==> flow/design.v <==
module ComplexALU(
    input wire [31:0] operand1,
    input wire [31:0] operand2,
    input wire [3:0] opcode,
    output reg [31:0] result
);
always @(*) begin
    case(opcode)
        4'b0000: begin 
            result[31:16] = operand1[31:16] + operand2[31:16];
            result[15:0] = operand1[15:0] + operand2[15:0];
        end
        4'b0001: begin 
            result[31:16] = operand1[31:16] - operand2[31:16];
            result[15:0] = operand1[15:0] - operand2[15:0];
        end
        4'b0010: begin  
            result[31:16] = (operand1[31:16] * operand2[31:16]) - (operand1[15:0] * operand2[15:0]);
            result[15:0] = (operand1[31:16] * operand2[15:0]) + (operand1[15:0] *operand2[31:16]);
        end
        default:  
            result = 32'h0;
    endcase
end
endmodule
module RegisterFile(
    input wire clk,
    input wire rst,
    input wire [4:0] read_addr1,
    input wire [4:0] read_addr2,
    input wire [4:0] write_addr,
    input wire write_enable,
    input wire [31:0] write_data,
    output reg [31:0] read_data1,
    output reg [31:0] read_data2
);
reg [31:0] registers [15:0];
integer i;
always @(*) begin
	read_data1 = registers[read_addr1[3:0]];
    read_data2 = registers[read_addr2[3:0]];
end
always @(posedge clk) begin
    if (rst) begin
        for (i = 0; i < 16; i = i + 1)
            registers[i] <= 32'h0;
        registers[0] <= 32'h00010002;  
        registers[1] <= 32'h00030004;  
    end
	else if (write_enable) begin
        registers[write_addr[3:0]] <= write_data;
    end
end
endmodule
module Processor(
    input wire clk,
    input wire rst,
    input wire [15:0] instruction,
    output reg [4:0] pc,
    output wire [31:0] result,
    output wire [31:0] data_1,
    output wire [31:0] data_2
);
RegisterFile reg_file_inst(
    .clk(clk),
    .rst(rst),
    .read_addr1({1'b0, instruction[11:8]}),
    .read_addr2({1'b0, instruction[7:4]}),
    .write_addr({1'b0, instruction[3:0]}),
    .write_enable(1'b1),
    .write_data(result),
    .read_data1(data_1),
    .read_data2(data_2)
);
ComplexALU alu(
    .operand1(data_1),
    .operand2(data_2),
    .opcode(instruction[15:12]),
    .result(result)
);
always @(posedge clk) begin
    if (rst)
        pc <= 5'd0;
    else
        pc <= pc + 1;
end
endmodule
==> reports on Processor <==
* Reports on Processor
Module Processor before and after one edit of its RTL, step after step. Lines under "unedited" count in the file above, lines under "edited" in the edited file. "difference" is "edited" less "unedited", of the values as shown; "rel. change" is that difference over "unedited", in percent. A cell with -- has no value.
Design: top module Processor, clock port clk, cell library sky130hd, corner tt_025C_1v80

* The edit
Unified diff, file above to edited file. The edit is scripted: it alters the design's behaviour and was not made to optimise anything.
begin of diff
@@ -12,5 +12,5 @@
         end
         4'b0001: begin 
-            result[31:16] = operand1[31:16] - operand2[31:16];
+            result[31:16] = operand1[31:16] + operand2[31:16];
             result[15:0] = operand1[15:0] - operand2[15:0];
         end
end of diff

* After elaboration
Yosys after proc, flatten, opt, wreduce and memory -nomap, before mapping. Enables and synchronous resets that opt folds into registers are not counted as muxes. Memory bits, and registers merged into a memory's read port (data or address), are not among the register bits. Print and check cells are not counted. Equal cells are merged and count once. Memory sizes are those after Yosys's memory passes, which may raise the word count (mostly to a power of two), join words into wider ones and drop unused or constant bits.
Cells by class:
- reductions and logical operators | unedited 1, edited 2, difference +1, rel. change +100.00%
- $mul | unedited 4, edited 4, difference 0, rel. change 0.00%
- $add $sub $neg | unedited 7, edited 6, difference -1, rel. change -14.29%
- eq/ne operators | unedited 2, edited 2, difference 0, rel. change 0.00%
- multiplexer cells | unedited 6, edited 6, difference 0, rel. change 0.00%
Operators by type and width:
- 16-bit subtractor | unedited 3, edited 2, difference -1, rel. change -33.33%
- 16-bit case mux with 3-bit select | unedited 2, edited 1, difference -1, rel. change -50.00%
- 16-bit case mux with 2-bit select | unedited 0, edited 1, difference +1
- 2-bit OR reduction | unedited 0, edited 1, difference +1
- 16-bit by 16-bit multiplier with 16-bit output | unedited 4, edited 4, difference 0, rel. change 0.00%
- 16-bit adder | unedited 3, edited 3, difference 0, rel. change 0.00%
- 1-bit 2-to-1 mux | unedited 2, edited 2, difference 0, rel. change 0.00%
- 5-bit by 1-bit adder with 5-bit output (second input constant) | unedited 1, edited 1, difference 0, rel. change 0.00%
- 4-bit by 1-bit equality test with 1-bit output (second input constant) | unedited 1, edited 1, difference 0, rel. change 0.00%
- 4-bit by 2-bit equality test with 1-bit output (second input constant) | unedited 1, edited 1, difference 0, rel. change 0.00%
- 4-bit zero test | unedited 1, edited 1, difference 0, rel. change 0.00%
- 32-bit 2-to-1 mux | unedited 1, edited 1, difference 0, rel. change 0.00%
- 4-bit 2-to-1 mux | unedited 1, edited 1, difference 0, rel. change 0.00%
Storage and ports:
- input bits | unedited 18, edited 18, difference 0, rel. change 0.00%
- RAM bits | unedited 512, edited 512, difference 0, rel. change 0.00%
- memories | unedited 1, edited 1, difference 0, rel. change 0.00%
- flip-flop bits (word level) | unedited 5, edited 5, difference 0, rel. change 0.00%
- word-level cells | unedited 22, edited 22, difference 0, rel. change 0.00%

* Logic depth
Yosys ltp: most cells in a row. Word level: on the elaborated netlist, between registers, memories and ports. Mapped: between sequential cells and ports; inverters and the memories' decode and read muxes count.
Logic depth:
- depth in word-level cells | unedited 4, edited 4, difference 0, rel. change 0.00%
- ABC_AREA | unedited 0, edited 0
- gate-level depth with buffers | unedited 37, edited 38, difference +1, rel. change +2.70%
- gate-level depth less buffers | unedited 31, edited 30, difference -1, rel. change -3.23%

* Synthesis result
Yosys stat after the flow's synthesis: flattened, memories mapped to cells. It holds for the ABC_AREA given above (unset counts as 0); a run with the other value may have another netlist.
Cells by type:
- sky130_fd_sc_hd__nor2_1 | unedited 915, edited 764, difference -151, rel. change -16.50%
- sky130_fd_sc_hd__a21oi_1 | unedited 62, edited 107, difference +45, rel. change +72.58%
- sky130_fd_sc_hd__a31oi_1 | unedited 11, edited 44, difference +33, rel. change +300.00%
- sky130_fd_sc_hd__inv_1 | unedited 548, edited 525, difference -23, rel. change -4.20%
- sky130_fd_sc_hd__nand2_1 | unedited 233, edited 249, difference +16, rel. change +6.87%
- sky130_fd_sc_hd__xnor2_1 | unedited 151, edited 135, difference -16, rel. change -10.60%
- sky130_fd_sc_hd__clkbuf_1 | unedited 163, edited 177, difference +14, rel. change +8.59%
- sky130_fd_sc_hd__a221oi_1 | unedited 5, edited 15, difference +10, rel. change +200.00%
- sky130_fd_sc_hd__a31oi_2 | unedited 0, edited 9, difference +9
- sky130_fd_sc_hd__xor2_1 | unedited 34, edited 26, difference -8, rel. change -23.53%
- sky130_fd_sc_hd__o21ai_0 | unedited 24, edited 16, difference -8, rel. change -33.33%
- sky130_fd_sc_hd__a221oi_2 | unedited 20, edited 12, difference -8, rel. change -40.00%
- sky130_fd_sc_hd__buf_6 | unedited 18, edited 26, difference +8, rel. change +44.44%
- sky130_fd_sc_hd__mux4_2 | unedited 254, edited 261, difference +7, rel. change +2.76%
- sky130_fd_sc_hd__buf_2 | unedited 36, edited 29, difference -7, rel. change -19.44%
- sky130_fd_sc_hd__nor3_1 | unedited 21, edited 14, difference -7, rel. change -33.33%
- sky130_fd_sc_hd__o21bai_1 | unedited 10, edited 17, difference +7, rel. change +70.00%
- sky130_fd_sc_hd__mux2_2 | unedited 18, edited 12, difference -6, rel. change -33.33%
The list need not be complete.
Mapped netlist:
- buffers | unedited 256, edited 263, difference +7, rel. change +2.73%
- cell area after synthesis (sq mm) | unedited 0.0442099, edited 0.0438671, difference -0.0003428, rel. change -0.78%
- area of sequential cells (sq mm) | unedited 0.0154748, edited 0.0154748, difference 0.0000000, rel. change 0.00%
- mapped cells | unedited 3930, edited 3836, difference -94, rel. change -2.39%
- flip-flops | unedited 517, edited 517, difference 0, rel. change 0.00%
The figures by module come from a second, unflattened synthesis with its own total; it is not the netlist above.
Second synthesis, totals:
- cell total of the unflattened synthesis | unedited 3856, edited 3811, difference -45, rel. change -1.17%
- area (unflattened synthesis) (sq mm) | unedited 0.0452872, edited 0.0449068, difference -0.0003804, rel. change -0.84%
Rows give one instance, submodules left out.
By module, unedited:
- RegisterFile | area 0.0265642 sq mm, cells 1688, times used 1, seq. area 0.0153747 sq mm
- ComplexALU | area 0.0185203 sq mm, cells 2148, times used 1, seq. area 0 sq mm
- Processor | area 0.0002027 sq mm, cells 20, times used 1, seq. area 0.0001001 sq mm
By module, edited:
- RegisterFile | area 0.0265642 sq mm, cells 1688, times used 1, seq. area 0.0153747 sq mm
- ComplexALU | area 0.0181399 sq mm, cells 2103, times used 1, seq. area 0 sq mm
- Processor | area 0.0002027 sq mm, cells 20, times used 1, seq. area 0.0001001 sq mm

* Path before layout
OpenSTA on the mapped netlist: ideal clock, no wires. The path of least setup slack (recovery checks aside). Input and output delay are each 20% of the period. Register names are those of the netlist, which keeps one name where synthesis merged equal registers.
Path post-synthesis:
- kind | unedited input to output, edited input to output
- start point | unedited in instruction[4], edited in instruction[9]
- end point | unedited out result[14], edited out result[31]
- clock period (ns) | unedited 25.0, edited 25.0, difference 0.0, rel. change 0.00%
- stages on the path | unedited 35, edited 34, difference -1, rel. change -2.86%
- input delay (ns) | unedited 5.000, edited 5.000, difference 0.000, rel. change 0.00%
- path buffers | unedited 7, edited 6, difference -1, rel. change -14.29%
- slack (ns) | unedited 6.706, edited 6.627, difference -0.079
- data arrival time (ns) | unedited 13.294, edited 13.373, difference +0.079, rel. change +0.59%
- path delay (ns) | unedited 8.294, edited 8.373, difference +0.079, rel. change +0.95%
- data required time (ns) | unedited 20.000, edited 20.000, difference 0.000, rel. change 0.00%
- synthesis period reached (ns) | unedited 18.294, edited 18.373, difference +0.079, rel. change +0.43%
"path delay" = arrival - input delay + setup time. At an output port there is no setup time. "stages on the path" counts driving pins, that of a launching flip-flop among them; a cell with two outputs on the path counts twice. "synthesis period reached" is the clock period less the worst setup slack; recovery checks do not enter. This is arithmetic on one report: input and output delays are still those of the set period (20% each). The rows between start and end are the longest chain of elaborated cells between them; the timing report does not say that the signal goes this way. Where chains are equally long, one stands for them. Each line given opens the expression or statement behind the cell; cells for indexed reads and writes are added by Yosys, which also makes memories of some case tables. A memory read counts as a cell of the chain, while the word-level depth stops at memories.
On the way, post-synthesis, unedited: path through sky130_fd_sc_hd__buf_6 -> sky130_fd_sc_hd__buf_8 -> sky130_fd_sc_hd__buf_8 -> sky130_fd_sc_hd__buf_6 -> sky130_fd_sc_hd__mux4_2 -> sky130_fd_sc_hd__mux2i_1 -> sky130_fd_sc_hd__mux2_2 -> sky130_fd_sc_hd__clkbuf_1 -> sky130_fd_sc_hd__clkbuf_1 -> sky130_fd_sc_hd__nor2_1 -> sky130_fd_sc_hd__fa_1 -> sky130_fd_sc_hd__inv_1 -> sky130_fd_sc_hd__fa_1 -> sky130_fd_sc_hd__inv_1 -> sky130_fd_sc_hd__fa_1 -> sky130_fd_sc_hd__ha_1 -> sky130_fd_sc_hd__inv_1 -> sky130_fd_sc_hd__fa_1 -> sky130_fd_sc_hd__inv_1 -> sky130_fd_sc_hd__fa_1 -> sky130_fd_sc_hd__inv_1 -> sky130_fd_sc_hd__fa_1 -> sky130_fd_sc_hd__fa_1 -> sky130_fd_sc_hd__inv_1 -> sky130_fd_sc_hd__ha_1 -> sky130_fd_sc_hd__a21oi_1 -> sky130_fd_sc_hd__o21bai_1 -> sky130_fd_sc_hd__a21oi_1 -> sky130_fd_sc_hd__o21bai_1 -> sky130_fd_sc_hd__a21oi_1 -> sky130_fd_sc_hd__o21ai_0 -> sky130_fd_sc_hd__xor2_1 -> sky130_fd_sc_hd__a221oi_1 -> sky130_fd_sc_hd__clkbuf_1 -> sky130_fd_sc_hd__inv_1, length of the longest elaborated chain 4
Ends and longest elaborated chain, post-synthesis, unedited:
- from (decl) | RTL line 58 | input wire [15:0] instruction,
- memory 16 x 32 bit | RTL line 37 | reg [31:0] registers [15:0];
- 16-bit by 16-bit multiplier with 16-bit output | RTL line 19 | result[15:0] = (operand1[31:16] * operand2[15:0]) + (operand1[15:0] *operand2[31:16]);
- 16-bit adder | RTL line 19
- 16-bit case mux with 3-bit select | RTL line 8 | case(opcode)
- to (decl) | RTL line 60 | output wire [31:0] result,
On the way, post-synthesis, edited: path through sky130_fd_sc_hd__buf_4 -> sky130_fd_sc_hd__buf_2 -> sky130_fd_sc_hd__buf_2 -> sky130_fd_sc_hd__buf_1 -> sky130_fd_sc_hd__mux4_2 -> sky130_fd_sc_hd__mux2i_1 -> sky130_fd_sc_hd__mux2_2 -> sky130_fd_sc_hd__clkbuf_1 -> sky130_fd_sc_hd__inv_1 -> sky130_fd_sc_hd__ha_1 -> sky130_fd_sc_hd__fa_1 -> sky130_fd_sc_hd__inv_1 -> sky130_fd_sc_hd__fa_1 -> sky130_fd_sc_hd__inv_1 -> sky130_fd_sc_hd__fa_1 -> sky130_fd_sc_hd__ha_1 -> sky130_fd_sc_hd__inv_1 -> sky130_fd_sc_hd__fa_1 -> sky130_fd_sc_hd__inv_1 -> sky130_fd_sc_hd__fa_1 -> sky130_fd_sc_hd__fa_1 -> sky130_fd_sc_hd__fa_1 -> sky130_fd_sc_hd__ha_1 -> sky130_fd_sc_hd__a21oi_1 -> sky130_fd_sc_hd__o21bai_1 -> sky130_fd_sc_hd__a21oi_1 -> sky130_fd_sc_hd__o21bai_1 -> sky130_fd_sc_hd__a21oi_1 -> sky130_fd_sc_hd__o21ai_0 -> sky130_fd_sc_hd__o41ai_1 -> sky130_fd_sc_hd__xnor3_1 -> sky130_fd_sc_hd__a22oi_4 -> sky130_fd_sc_hd__buf_4 -> sky130_fd_sc_hd__inv_2, length of the longest elaborated chain 4
Ends and longest elaborated chain, post-synthesis, edited:
- from (decl) | RTL line 58 | input wire [15:0] instruction,
- memory 16 x 32 bit | RTL line 37 | reg [31:0] registers [15:0];
- 16-bit by 16-bit multiplier with 16-bit output | RTL line 18 | result[31:16] = (operand1[31:16] * operand2[31:16]) - (operand1[15:0] * operand2[15:0]);
- 16-bit subtractor | RTL line 18
- 16-bit case mux with 2-bit select | RTL line 8 | case(opcode)
- to (decl) | RTL line 60 | output wire [31:0] result,

* Timing after layout
From the final timing report of each run of pair A: the path of least setup slack in the routed layout; clock arrival at registers is part of the times.
Path after layout:
- kind | unedited input to output, edited input to output
- start point | unedited in instruction[10], edited in instruction[10]
- end point | unedited out result[31], edited out result[28]
- stages on the path | unedited 33, edited 30, difference -3, rel. change -9.09%
- clock period (ns) | unedited 20.7, edited 20.7, difference 0.0, rel. change 0.00%
- input delay (ns) | unedited 4.14, edited 4.14, difference 0.00, rel. change 0.00%
- data arrival time (ns) | unedited 14.87, edited 14.56, difference -0.31, rel. change -2.08%
- path buffers | unedited 4, edited 4, difference 0, rel. change 0.00%
- data required time (ns) | unedited 16.56, edited 16.56, difference 0.00, rel. change 0.00%
- slack (ns) | unedited 1.69, edited 2.00, difference +0.31
The rows between start and end are the longest chain of elaborated cells between them; the timing report does not say that the signal goes this way. Where chains are equally long, one stands for them. A memory read counts as a cell of the chain, while the word-level depth stops at memories.
On the way, after layout, unedited: path through sky130_fd_sc_hd__clkdlybuf4s50_1 -> sky130_fd_sc_hd__nor2b_2 -> sky130_fd_sc_hd__buf_4 -> sky130_fd_sc_hd__a22o_1 -> sky130_fd_sc_hd__a221oi_4 -> sky130_fd_sc_hd__buf_4 -> sky130_fd_sc_hd__inv_1 -> sky130_fd_sc_hd__nand2_1 -> sky130_fd_sc_hd__fa_1 -> sky130_fd_sc_hd__fa_1 -> sky130_fd_sc_hd__inv_1 -> sky130_fd_sc_hd__fa_1 -> sky130_fd_sc_hd__ha_1 -> sky130_fd_sc_hd__inv_1 -> sky130_fd_sc_hd__fa_1 -> sky130_fd_sc_hd__inv_1 -> sky130_fd_sc_hd__fa_1 -> sky130_fd_sc_hd__fa_1 -> sky130_fd_sc_hd__fa_1 -> sky130_fd_sc_hd__ha_1 -> sky130_fd_sc_hd__inv_1 -> sky130_fd_sc_hd__nor2_1 -> sky130_fd_sc_hd__nor2_1 -> sky130_fd_sc_hd__o21bai_1 -> sky130_fd_sc_hd__a21oi_1 -> sky130_fd_sc_hd__o21bai_1 -> sky130_fd_sc_hd__a21oi_1 -> sky130_fd_sc_hd__o21ai_0 -> sky130_fd_sc_hd__o41ai_1 -> sky130_fd_sc_hd__xor2_1 -> sky130_fd_sc_hd__a22oi_4 -> sky130_fd_sc_hd__inv_1 -> sky130_fd_sc_hd__clkdlybuf4s50_1, length of the longest elaborated chain 4
Ends and longest elaborated chain, after layout, unedited:
- from (decl) | RTL line 58 | input wire [15:0] instruction,
- memory 16 x 32 bit | RTL line 37 | reg [31:0] registers [15:0];
- 16-bit by 16-bit multiplier with 16-bit output | RTL line 18 | result[31:16] = (operand1[31:16] * operand2[31:16]) - (operand1[15:0] * operand2[15:0]);
- 16-bit subtractor | RTL line 18
- 16-bit case mux with 3-bit select | RTL line 8 | case(opcode)
- to (decl) | RTL line 60 | output wire [31:0] result,
On the way, after layout, edited: path through sky130_fd_sc_hd__clkdlybuf4s50_1 -> sky130_fd_sc_hd__and2_2 -> sky130_fd_sc_hd__buf_4 -> sky130_fd_sc_hd__a221oi_4 -> sky130_fd_sc_hd__buf_4 -> sky130_fd_sc_hd__inv_1 -> sky130_fd_sc_hd__nand2_1 -> sky130_fd_sc_hd__fa_1 -> sky130_fd_sc_hd__fa_1 -> sky130_fd_sc_hd__fa_1 -> sky130_fd_sc_hd__inv_1 -> sky130_fd_sc_hd__ha_1 -> sky130_fd_sc_hd__fa_1 -> sky130_fd_sc_hd__inv_1 -> sky130_fd_sc_hd__fa_1 -> sky130_fd_sc_hd__fa_1 -> sky130_fd_sc_hd__inv_1 -> sky130_fd_sc_hd__ha_1 -> sky130_fd_sc_hd__a21o_1 -> sky130_fd_sc_hd__a21oi_1 -> sky130_fd_sc_hd__o21bai_1 -> sky130_fd_sc_hd__a21oi_1 -> sky130_fd_sc_hd__o21bai_1 -> sky130_fd_sc_hd__a21oi_1 -> sky130_fd_sc_hd__o21bai_1 -> sky130_fd_sc_hd__a21oi_1 -> sky130_fd_sc_hd__xor2_1 -> sky130_fd_sc_hd__o32a_1 -> sky130_fd_sc_hd__nand2_1 -> sky130_fd_sc_hd__clkdlybuf4s50_1, length of the longest elaborated chain 4
Ends and longest elaborated chain, after layout, edited:
- from (decl) | RTL line 58 | input wire [15:0] instruction,
- memory 16 x 32 bit | RTL line 37 | reg [31:0] registers [15:0];
- 16-bit by 16-bit multiplier with 16-bit output | RTL line 18 | result[31:16] = (operand1[31:16] * operand2[31:16]) - (operand1[15:0] * operand2[15:0]);
- 16-bit subtractor | RTL line 18
- 16-bit case mux with 2-bit select | RTL line 8 | case(opcode)
- to (decl) | RTL line 60 | output wire [31:0] result,

* Measured runs
Runs of the flow (Yosys, OpenROAD) on both versions; the two runs of a pair have the same settings. The constraints put input and output delay at 20% of the set period each and load the outputs with 0.01 pF.
Flow settings, pair A: period_ns 20.7, CAP_MARGIN 20, CORE_MARGIN 2, CORE_UTILIZATION 40, SLEW_MARGIN 20
Measured results, pair A:
- post-route setup TNS (ns) | unedited 0.000, edited 0.000, difference 0.000
- achieved period (ns) | unedited 19.005, edited 18.700, difference -0.305, rel. change -1.60%
- standard-cell area after layout (sq mm) | unedited 0.0488794, edited 0.0484652, difference -0.0004142, rel. change -0.85%
- lowest hold slack (ns) | unedited 0.472, edited 0.468, difference -0.004
- total power after layout (mW) | unedited 8.882, edited 8.427, difference -0.455, rel. change -5.12%
- area inside the die boundary (sq mm) | unedited 0.113199, edited 0.112332, difference -0.000867, rel. change -0.77%
- setup slack of the worst path (ns) | unedited 1.695, edited 2.000, difference +0.305
- netlist area reported by Yosys (sq mm) | unedited 0.0442099, edited 0.0438671, difference -0.0003428, rel. change -0.78%
- utilization in the final report (%) | unedited 44.7, edited 44.5, difference -0.2
Flow settings, pair B: CORE_ASPECT_RATIO 0.6, CORE_UTILIZATION 32, CTS_CLUSTER_DIAMETER 50, PLACE_DENSITY 0.8, SETUP_SLACK_MARGIN 4.12, TNS_END_PERCENT 85, period_ns 19.3, CAP_MARGIN 20, CORE_MARGIN 2, SLEW_MARGIN 20
Measured results, pair B:
- post-route setup TNS (ns) | unedited 0.000, edited 0.000, difference 0.000
- achieved period (ns) | unedited 15.943, edited 16.405, difference +0.462, rel. change +2.90%
- standard-cell area after layout (sq mm) | unedited 0.0543096, edited 0.0534976, difference -0.0008120, rel. change -1.50%
- lowest hold slack (ns) | unedited 0.466, edited 0.470, difference +0.004
- area inside the die boundary (sq mm) | unedited 0.141242, edited 0.14016, difference -0.001082, rel. change -0.77%
- setup slack of the worst path (ns) | unedited 3.357, edited 2.895, difference -0.462
- netlist area reported by Yosys (sq mm) | unedited 0.0442099, edited 0.0438671, difference -0.0003428, rel. change -0.78%
- utilization in the final report (%) | unedited 39.7, edited 39.2, difference -0.5
"achieved period" = clock period - worst setup slack. The figure is calculated, with input and output delays left at 20% of the set period. By "total power after layout" is meant OpenSTA's value without simulated activity: inputs other than the clock are taken to toggle once in ten clock periods, and the tool carries that through the logic.
